==> flow/design.v <==
module dff(out_a, in_a, clk);
	parameter bitwidth = 8;
	input signed[bitwidth - 1:0]in_a;
	input clk;
	output signed[bitwidth - 1:0]out_a;
	reg signed[bitwidth - 1:0]out_a;
	always@(posedge clk)
		out_a <= in_a;
 endmodule
module mul(out, in_c, in_a);
	input signed[7:0] in_a, in_c;
	output signed[13:0] out;
	wire signed[15:0]sum;
	assign sum = in_a * in_c;
	assign out = sum[15:2];
endmodule
module adder(sum, a, b, c, d);
	parameter bitwidth = 14;
	input signed[bitwidth - 1:0]a, b, c, d;
	output signed[bitwidth + 1:0]sum;
	assign sum = a + b + c + d;
endmodule
module total_fir(total_out, x_in, clk);
	input clk;
	input signed[7:0]x_in;
	output signed[15:0]total_out;
	wire signed[7:0]c0 = 8'b0_0010001;
	wire signed[7:0]c1 = 8'b1_1010111;
	wire signed[7:0]c2 = 8'b0_0011000;
	wire signed[7:0]c3 = 8'b1_1000110;
	wire signed[7:0]c4 = 8'b1_0001100;
	wire signed[7:0]c5 = 8'b0_1010110;
	wire signed[7:0]c6 = 8'b1_0011010;
	wire signed[7:0]c7 = 8'b0_0111010;
	wire signed[7:0]c8 = 8'b1_1110000;
	wire signed[7:0]c9 = 8'b0_1111111;
	wire signed[7:0]c10 = 8'b0_0001111;
	wire signed[7:0]c11 = 8'b1_1110111;
	wire signed[7:0]c12 = 8'b1_1101011;
	wire signed[7:0]c13 = 8'b1_0110110;
	wire signed[7:0]c14 = 8'b1_0111100;
	wire signed[7:0]c15 = 8'b1_1010000;
	wire signed[7:0]in_a;
	wire signed[7:0]d1_eigh_out, d2_eigh_out, d3_eigh_out, d4_eigh_out, d5_eigh_out, d6_eigh_out,
					d7_eigh_out, d8_eigh_out, d9_eigh_out, d10_eigh_out, d11_eigh_out, d12_eigh_out,
					d13_eigh_out, d14_eigh_out, d15_eigh_out, d16_eigh_out;
	wire signed[13:0]m1_out, m2_out, m3_out, m4_out, m5_out, m6_out, m7_out, m8_out, m9_out, m10_out,
					m11_out, m12_out, m13_out, m14_out, m15_out, m16_out; 
	wire signed[13:0]d1_fort_out, d2_fort_out, d3_fort_out,  d4_fort_out, d5_fort_out, d6_fort_out,
					d7_fort_out, d8_fort_out, d9_fort_out, d10_fort_out, d11_fort_out, d12_fort_out,
					d13_fort_out, d14_fort_out, d15_fort_out, d16_fort_out;
	wire signed[15:0]a1_out, a2_out, a3_out, a4_out;
	wire signed[15:0]d1_sixt_out, d2_sixt_out, d3_sixt_out, d4_sixt_out;
	wire signed[17:0]total_tmp, a5_out;
	assign in_a = x_in;
	dff #(8) dff_1_eigh( .out_a(d1_eigh_out), .in_a(in_a), .clk(clk) );
	mul mul_1( .out(m1_out), .in_c(c15), .in_a(d1_eigh_out) );
	dff #(14) dff_1_fort( .out_a(d1_fort_out), .in_a(m1_out), .clk(clk) );
	dff #(8) dff_2_eigh( .out_a(d2_eigh_out), .in_a(d1_eigh_out), .clk(clk) );
	mul mul_2( .out(m2_out), .in_c(c14), .in_a(d2_eigh_out) );
	dff #(14) dff_2_fort( .out_a(d2_fort_out), .in_a(m2_out), .clk(clk) );
	dff #(8) dff_3_eigh( .out_a(d3_eigh_out), .in_a(d2_eigh_out), .clk(clk) );
	mul mul_3( .out(m3_out), .in_c(c13), .in_a(d3_eigh_out) );
	dff #(14) dff_3_fort( .out_a(d3_fort_out), .in_a(m3_out), .clk(clk) );
	dff #(8) dff_4_eigh( .out_a(d4_eigh_out), .in_a(d3_eigh_out), .clk(clk) );
	mul mul_4( .out(m4_out), .in_c(c12), .in_a(d4_eigh_out) );
	dff #(14) dff_4_fort( .out_a(d4_fort_out), .in_a(m4_out), .clk(clk) );
	adder #(14) adder_1( .sum(a1_out), .a(d1_fort_out), .b(d2_fort_out), .c(d3_fort_out), .d(d4_fort_out) );
	dff #(16) dff_1_sixt( .out_a(d1_sixt_out), .in_a(a1_out), .clk(clk) );
	dff #(8) dff_5_eigh( .out_a(d5_eigh_out), .in_a(d4_eigh_out), .clk(clk) );
	mul mul_5( .out(m5_out), .in_c(c11), .in_a(d5_eigh_out) );
	dff #(14) dff_5_fort( .out_a(d5_fort_out), .in_a(m5_out), .clk(clk) );
	dff #(8) dff_6_eigh( .out_a(d6_eigh_out), .in_a(d5_eigh_out), .clk(clk) );
	mul mul_6( .out(m6_out), .in_c(c10), .in_a(d6_eigh_out) );
	dff #(14) dff_6_fort( .out_a(d6_fort_out), .in_a(m6_out), .clk(clk) );
	dff #(8) dff_7_eigh( .out_a(d7_eigh_out), .in_a(d6_eigh_out), .clk(clk) );
	mul mul_7( .out(m7_out), .in_c(c9), .in_a(d7_eigh_out) );
	dff #(14) dff_7_fort( .out_a(d7_fort_out), .in_a(m7_out), .clk(clk) );
	dff #(8) dff_8_eigh( .out_a(d8_eigh_out), .in_a(d7_eigh_out), .clk(clk) );
	mul mul_8( .out(m8_out), .in_c(c8), .in_a(d8_eigh_out) );
	dff #(14) dff_8_fort( .out_a(d8_fort_out), .in_a(m8_out), .clk(clk) );
	adder #(14) adder_2( .sum(a2_out), .a(d5_fort_out), .b(d6_fort_out), .c(d7_fort_out), .d(d8_fort_out) );
	dff #(16) dff_2_sixt( .out_a(d2_sixt_out), .in_a(a2_out), .clk(clk) );
	dff #(8) dff_9_eigh( .out_a(d9_eigh_out), .in_a(d8_eigh_out), .clk(clk) );
	mul mul_9( .out(m9_out), .in_c(c7), .in_a(d9_eigh_out) );
	dff #(14) dff_9_fort( .out_a(d9_fort_out), .in_a(m9_out), .clk(clk) );
	dff #(8) dff_10_eigh( .out_a(d10_eigh_out), .in_a(d9_eigh_out), .clk(clk) );
	mul mul_10( .out(m10_out), .in_c(c6), .in_a(d10_eigh_out) );
	dff #(14) dff_10_fort( .out_a(d10_fort_out), .in_a(m10_out), .clk(clk) );
	dff #(8) dff_11_eigh( .out_a(d11_eigh_out), .in_a(d10_eigh_out), .clk(clk) );
	mul mul_11( .out(m11_out), .in_c(c5), .in_a(d11_eigh_out) );
	dff #(14) dff_11_fort( .out_a(d11_fort_out), .in_a(m11_out), .clk(clk) );
	dff #(8) dff_12_eigh( .out_a(d12_eigh_out), .in_a(d11_eigh_out), .clk(clk) );
	mul mul_12( .out(m12_out), .in_c(c4), .in_a(d12_eigh_out) );
	dff #(14) dff_12_fort( .out_a(d12_fort_out), .in_a(m12_out), .clk(clk) );
	adder #(14) adder_3( .sum(a3_out), .a(d9_fort_out), .b(d10_fort_out), .c(d11_fort_out), .d(d12_fort_out) );
	dff #(16) dff_3_sixt( .out_a(d3_sixt_out), .in_a(a3_out), .clk(clk) );
	dff #(8) dff_13_eigh( .out_a(d13_eigh_out), .in_a(d12_eigh_out), .clk(clk) );
	mul mul_13( .out(m13_out), .in_c(c3), .in_a(d13_eigh_out) );
	dff #(14) dff_13_fort( .out_a(d13_fort_out), .in_a(m13_out), .clk(clk) );
	dff #(8) dff_14_eigh( .out_a(d14_eigh_out), .in_a(d13_eigh_out), .clk(clk) );
	mul mul_14( .out(m14_out), .in_c(c2), .in_a(d14_eigh_out) );
	dff #(14) dff_14_fort( .out_a(d14_fort_out), .in_a(m14_out), .clk(clk) );
	dff #(8) dff_15_eigh( .out_a(d15_eigh_out), .in_a(d14_eigh_out), .clk(clk) );
	mul mul_15( .out(m15_out), .in_c(c1), .in_a(d15_eigh_out) );
	dff #(14) dff_15_fort( .out_a(d15_fort_out), .in_a(m15_out), .clk(clk) );
	dff #(8) dff_16_eigh( .out_a(d16_eigh_out), .in_a(d15_eigh_out), .clk(clk) );
	mul mul_16( .out(m16_out), .in_c(c0), .in_a(d16_eigh_out) );
	dff #(14) dff_16_fort( .out_a(d16_fort_out), .in_a(m16_out), .clk(clk) );
	adder #(14) adder_4( .sum(a4_out), .a(d13_fort_out), .b(d14_fort_out), .c(d15_fort_out), .d(d16_fort_out) );
	dff #(16) dff_4_sixt( .out_a(d4_sixt_out), .in_a(a4_out), .clk(clk) );
	adder #(16) adder_5( .sum(a5_out), .a(d1_sixt_out), .b(d2_sixt_out), .c(d3_sixt_out), .d(d4_sixt_out) );
	dff #(18) dff_eighteen( .out_a(total_tmp), .in_a(a5_out), .clk(clk) );
	assign total_out = total_tmp[17:2];
endmodule
Tool chain data of total_fir. The steps from the RTL of total_fir to its reports follow in flow order. Lines are those of the file above, counted from 1. The mark -- stands for no value.

Top: total_fir. Clock port: clk. Library: sky130hd. Timing corner: tt_025C_1v80.

Word level. Source: Yosys, flattened and elaborated, memories not mapped. Widths are those after wreduce; folded enables and synchronous resets count as part of the registers. Registers that Yosys merges into a memory's read port (data or address) are not register bits. Print and check cells do not count. Equal cells are merged and count once.

The entry for output and inout port bits reads 16. The figure for memory bits (read-only) is 0. The entry for clocked read ports x word width reads 0. The figure for memory cells is 0. Latch bits: 0. RAM bits: 0. The figure for flip-flop bits (word level) is 416. Word-level cells: 68.

Under $add $sub $neg stands 16. Multiplexer cells: 0. The entry for shift-type cells reads 0. The figure for bitwise gates (word level) is 0. Divide/modulo/power cells: 0. Under reduce/logical cells stands 0. For order comparisons the number is 0. $mul: 15. Equality and inequality tests: 0.

Operator list (count): multiplier 8 x 6 -> 14 bit with constant B (6); multiplier 8 x 7 -> 15 bit with constant B (4); multiplier 8 x 5 -> 13 bit with constant B (2); multiplier 8 x 8 -> 16 bit with constant B (1); adder 16 x 14 -> 16 bit (5); multiplier 8 x 3 -> 11 bit with constant B (2); adder 18 x 16 -> 18 bit (2); adder 16 x 12 -> 16 bit (2); adder 13 x 14 -> 15 bit (2); adder 16 x 16 -> 17 bit (1); adder 15 x 13 -> 16 bit (1); adder 14 x 14 -> 15 bit (1); adder 11 x 11 -> 12 bit (1); negator 8 -> 12 bit (1).

Longest topological paths. Yosys ltp: most cells in a row. Word level: on the elaborated netlist, between registers, memories and ports. Mapped: between sequential cells and ports; inverters and the memories' decode and read muxes count.

The entry for word-level depth reads 3. The figure for ABC_AREA is 0. For depth in mapped cells the number is 19. The figure for depth with buffers taken out is 18.

After synthesis. The flow's flattened synthesis, as Yosys stat reports it; memories are mapped. The netlist is that of the ABC_AREA named above (0 if unset); the other value can give another one. Totals and module areas in this step are rounded.

Cells by type: sky130_fd_sc_hd__dfxtp_1 (count 403, area in all 8.07E+03 um2); sky130_fd_sc_hd__ha_1 (count 576, area in all 7.21E+03 um2); sky130_fd_sc_hd__fa_1 (count 279, area in all 5.59E+03 um2); sky130_fd_sc_hd__inv_1 (count 617, area in all 2.32E+03 um2); sky130_fd_sc_hd__xnor2_1 (count 177, area in all 1.55E+03 um2); sky130_fd_sc_hd__a21oi_1 (count 146, area in all 730.701 um2); sky130_fd_sc_hd__xor2_1 (count 67, area in all 586.813 um2); sky130_fd_sc_hd__nor2_1 (count 135, area in all 506.736 um2); sky130_fd_sc_hd__a21o_1 (count 60, area in all 450.432 um2); sky130_fd_sc_hd__o21ai_0 (count 84, area in all 420.403 um2); sky130_fd_sc_hd__nand2_1 (count 102, area in all 382.867 um2); sky130_fd_sc_hd__nor3_1 (count 58, area in all 290.278 um2); sky130_fd_sc_hd__o211ai_1 (count 26, area in all 195.187 um2); sky130_fd_sc_hd__o21a_1 (count 26, area in all 195.187 um2); sky130_fd_sc_hd__nor2b_1 (count 28, area in all 175.168 um2); sky130_fd_sc_hd__nand3_1 (count 29, area in all 145.139 um2); sky130_fd_sc_hd__o21bai_1 (count 18, area in all 135.13 um2); sky130_fd_sc_hd__nand2b_1 (count 20, area in all 125.12 um2).

Other cell types: 49; their cells: 219.

Under buffers stands 13. The entry for mapped flip-flops reads 403. For cell area after synthesis the number is 30700 um2. The entry for cells in the netlist reads 3070.

The figures by module come from a second, unflattened synthesis with its own total; it is not the netlist above.

For cell total of the unflattened synthesis the number is 5926. The figure for area total of the unflattened synthesis is 56600 um2.

Each row is one instance without its submodules.

Modules: mul (seq. area 0.0 um2, cells 281, area 2490 um2, times used 16); adder (bitwidth=14) (seq. area 0.0 um2, cells 193, area 1590 um2, times used 4); dff (bitwidth=14) (seq. area 280 um2, cells 14, area 280 um2, times used 16); dff (bitwidth=8) (seq. area 160 um2, cells 8, area 160 um2, times used 16); adder (bitwidth=16) (seq. area 0.0 um2, cells 222, area 1800 um2, times used 1); dff (bitwidth=16) (seq. area 320 um2, cells 16, area 320 um2, times used 4); dff (bitwidth=18) (seq. area 360 um2, cells 18, area 360 um2, times used 1); total_fir (seq. area 0.0 um2, cells 2, area 7.5 um2, times used 1).

Timing after synthesis. OpenSTA on the mapped netlist: ideal clock, no wires. The path of least setup slack (recovery checks aside). Input and output delay are each 20% of the period. Register names are those of the netlist, which keeps one name where synthesis merged equal registers.

Kind: register -> register. Start: register dff_7_eigh.out_a[7]. End: register dff_7_fort.out_a[11]. The entry for time at the first pin reads 0 ps. The figure for setup time is 106 ps. Buffers on the path: 1. The entry for delay of the path reads 4529 ps. For arrival the number is 4423 ps. Slack: 471 ps. The entry for stages on the path reads 15. The figure for period is 5000 ps. For period reached after synthesis the number is 4529 ps.

"delay of the path" = arrival - input delay + setup time. "stages on the path" counts driving pins, that of a launching flip-flop among them; a cell with two outputs on the path counts twice. "period reached after synthesis" is the clock period less the worst setup slack; recovery checks do not enter. This is arithmetic on one report: input and output delays are still those of the set period (20% each). The rows between start and end are the longest chain of elaborated cells between them; the timing report does not say that the signal goes this way. Where chains are equally long, one stands for them. Each line given opens the expression or statement behind the cell; cells for indexed reads and writes are added by Yosys, which also makes memories of some case tables.

Cell sequence: sky130_fd_sc_hd__dfxtp_1 -> sky130_fd_sc_hd__buf_1 -> sky130_fd_sc_hd__inv_1 -> sky130_fd_sc_hd__fa_1 -> sky130_fd_sc_hd__inv_1 -> sky130_fd_sc_hd__fa_1 -> sky130_fd_sc_hd__fa_1 -> sky130_fd_sc_hd__inv_1 -> sky130_fd_sc_hd__fa_1 -> sky130_fd_sc_hd__inv_1 -> sky130_fd_sc_hd__ha_1 -> sky130_fd_sc_hd__or3_1 -> sky130_fd_sc_hd__o21ai_0 -> sky130_fd_sc_hd__nor2_1 -> sky130_fd_sc_hd__o311ai_0. The entry for cells in the longest elaborated chain reads 1.

Ends and longest elaborated chain, post-synthesis: from (decl) (RTL line 5) `output signed[bitwidth - 1:0]out_a;`; from (assign) (RTL line 8) `out_a <= in_a;`; multiplier 8 x 8 -> 16 bit (RTL line 14) `assign sum = in_a * in_c;`; to (assign) (RTL line 8); to (decl) (RTL line 5).

Timing after layout. From the final timing report of job 1: the path of least setup slack in the routed layout; clock arrival at registers is part of the times. The report prints the path's times to 10 ps; the period is as set.

Kind: register -> register. Start: register (no name shown). End: register dff_3_sixt.out_a[15]. The figure for period is 5000 ps. The figure for setup time is 120 ps. For arrival the number is 4930 ps. Slack: 590 ps. Buffers on the path: 0. The entry for stages on the path reads 16. The entry for time at the first pin reads 640 ps.

Cell sequence: sky130_fd_sc_hd__dfxtp_1 -> sky130_fd_sc_hd__ha_1 -> sky130_fd_sc_hd__fa_1 -> sky130_fd_sc_hd__a21o_1 -> sky130_fd_sc_hd__a21o_1 -> sky130_fd_sc_hd__a21oi_1 -> sky130_fd_sc_hd__o211ai_1 -> sky130_fd_sc_hd__a21oi_1 -> sky130_fd_sc_hd__xnor2_1 -> sky130_fd_sc_hd__fa_1 -> sky130_fd_sc_hd__ha_1 -> sky130_fd_sc_hd__and2_1 -> sky130_fd_sc_hd__nand2_1 -> sky130_fd_sc_hd__a2111oi_0 -> sky130_fd_sc_hd__o21ai_0 -> sky130_fd_sc_hd__nor3b_1.

Ends and longest elaborated chain, post-layout: to (assign) (RTL line 8) `out_a <= in_a;`; to (decl) (RTL line 5) `output signed[bitwidth - 1:0]out_a;`.

No chain of elaborated cells between the ends is given.

Subject: total_fir on sky130hd, stored results

Hello all,

Top module total_fir; platform sky130hd; tools Yosys and OpenROAD; 3 stored runs in no particular order. Input and output delays are each 20% of the period that was set; the output load is 0.01 pF. "achieved clock period" = clock period - worst setup slack. The figure is calculated, with input and output delays left at 20% of the set period. "time of the worst setup path" = time allowed to the worst setup path (clock period - input delay - output delay, where it has them) - its slack; a late launch clock adds to it, a late capture clock takes from it. "time of the worst setup path" is given in steps of 10 ps. Measured values are rounded.

Job 1 has these settings: CAP_MARGIN 25; CELL_PAD_IN_SITES_GLOBAL_PLACEMENT 1; CORE_UTILIZATION 17; GPL_ROUTABILITY_DRIVEN 0; HOLD_SLACK_MARGIN 0.05; TNS_END_PERCENT 60; period_ns 5.0; CORE_MARGIN 2; SLEW_MARGIN 20. The measured std-cell area (final layout) is 35,800 um2. The post-layout utilization reads 0.199. The mapped cell area after synthesis comes to 30,700 um2. The final setup TNS is 0 ps. The measured worst hold slack in the final report is 357 ps. The total die area stands at 184,000 um2. For the achieved clock period the run shows 4,413 ps. The time of the worst setup path is 4,410 ps. Class of the worst setup path: register -> register. For the worst setup slack after layout the run shows 587 ps.

Job 2 has these settings: CAP_MARGIN 25; CELL_PAD_IN_SITES_GLOBAL_PLACEMENT 1; CORE_UTILIZATION 18; CTS_CLUSTER_SIZE 87; GPL_ROUTABILITY_DRIVEN 0; GPL_TIMING_DRIVEN 0; HOLD_SLACK_MARGIN 0.05; MAX_ROUTING_LAYER met4; MIN_ROUTING_LAYER met2; SETUP_SLACK_MARGIN 0.45; TNS_END_PERCENT 60; period_ns 5.0; CORE_MARGIN 2; SLEW_MARGIN 20. The measured std-cell area (final layout) is 35,700 um2. The post-layout utilization reads 0.211. The mapped cell area after synthesis comes to 30,700 um2. The final setup TNS is 0 ps. The measured worst hold slack in the final report is 350 ps. The total die area stands at 174,000 um2. For the achieved clock period the run shows 4,344 ps. The time of the worst setup path is 4,340 ps. Class of the worst setup path: register -> register. For the worst setup slack after layout the run shows 656 ps.

Job 3 has these settings: CAP_MARGIN 25; CELL_PAD_IN_SITES_GLOBAL_PLACEMENT 1; CORE_UTILIZATION 17; CTS_CLUSTER_SIZE 87; GPL_ROUTABILITY_DRIVEN 0; GPL_TIMING_DRIVEN 0; HOLD_SLACK_MARGIN 0.05; SETUP_SLACK_MARGIN 0.45; TNS_END_PERCENT 60; period_ns 5.0; CORE_MARGIN 2; SLEW_MARGIN 20. The measured std-cell area (final layout) is 35,900 um2. The post-layout utilization reads 0.199. The mapped cell area after synthesis comes to 30,700 um2. The final setup TNS is 0 ps. The measured worst hold slack in the final report is 351 ps. The total die area stands at 184,000 um2. For the achieved clock period the run shows 4,317 ps. The time of the worst setup path is 4,320 ps. Class of the worst setup path: register -> register. For the worst setup slack after layout the run shows 683 ps.

Thanks
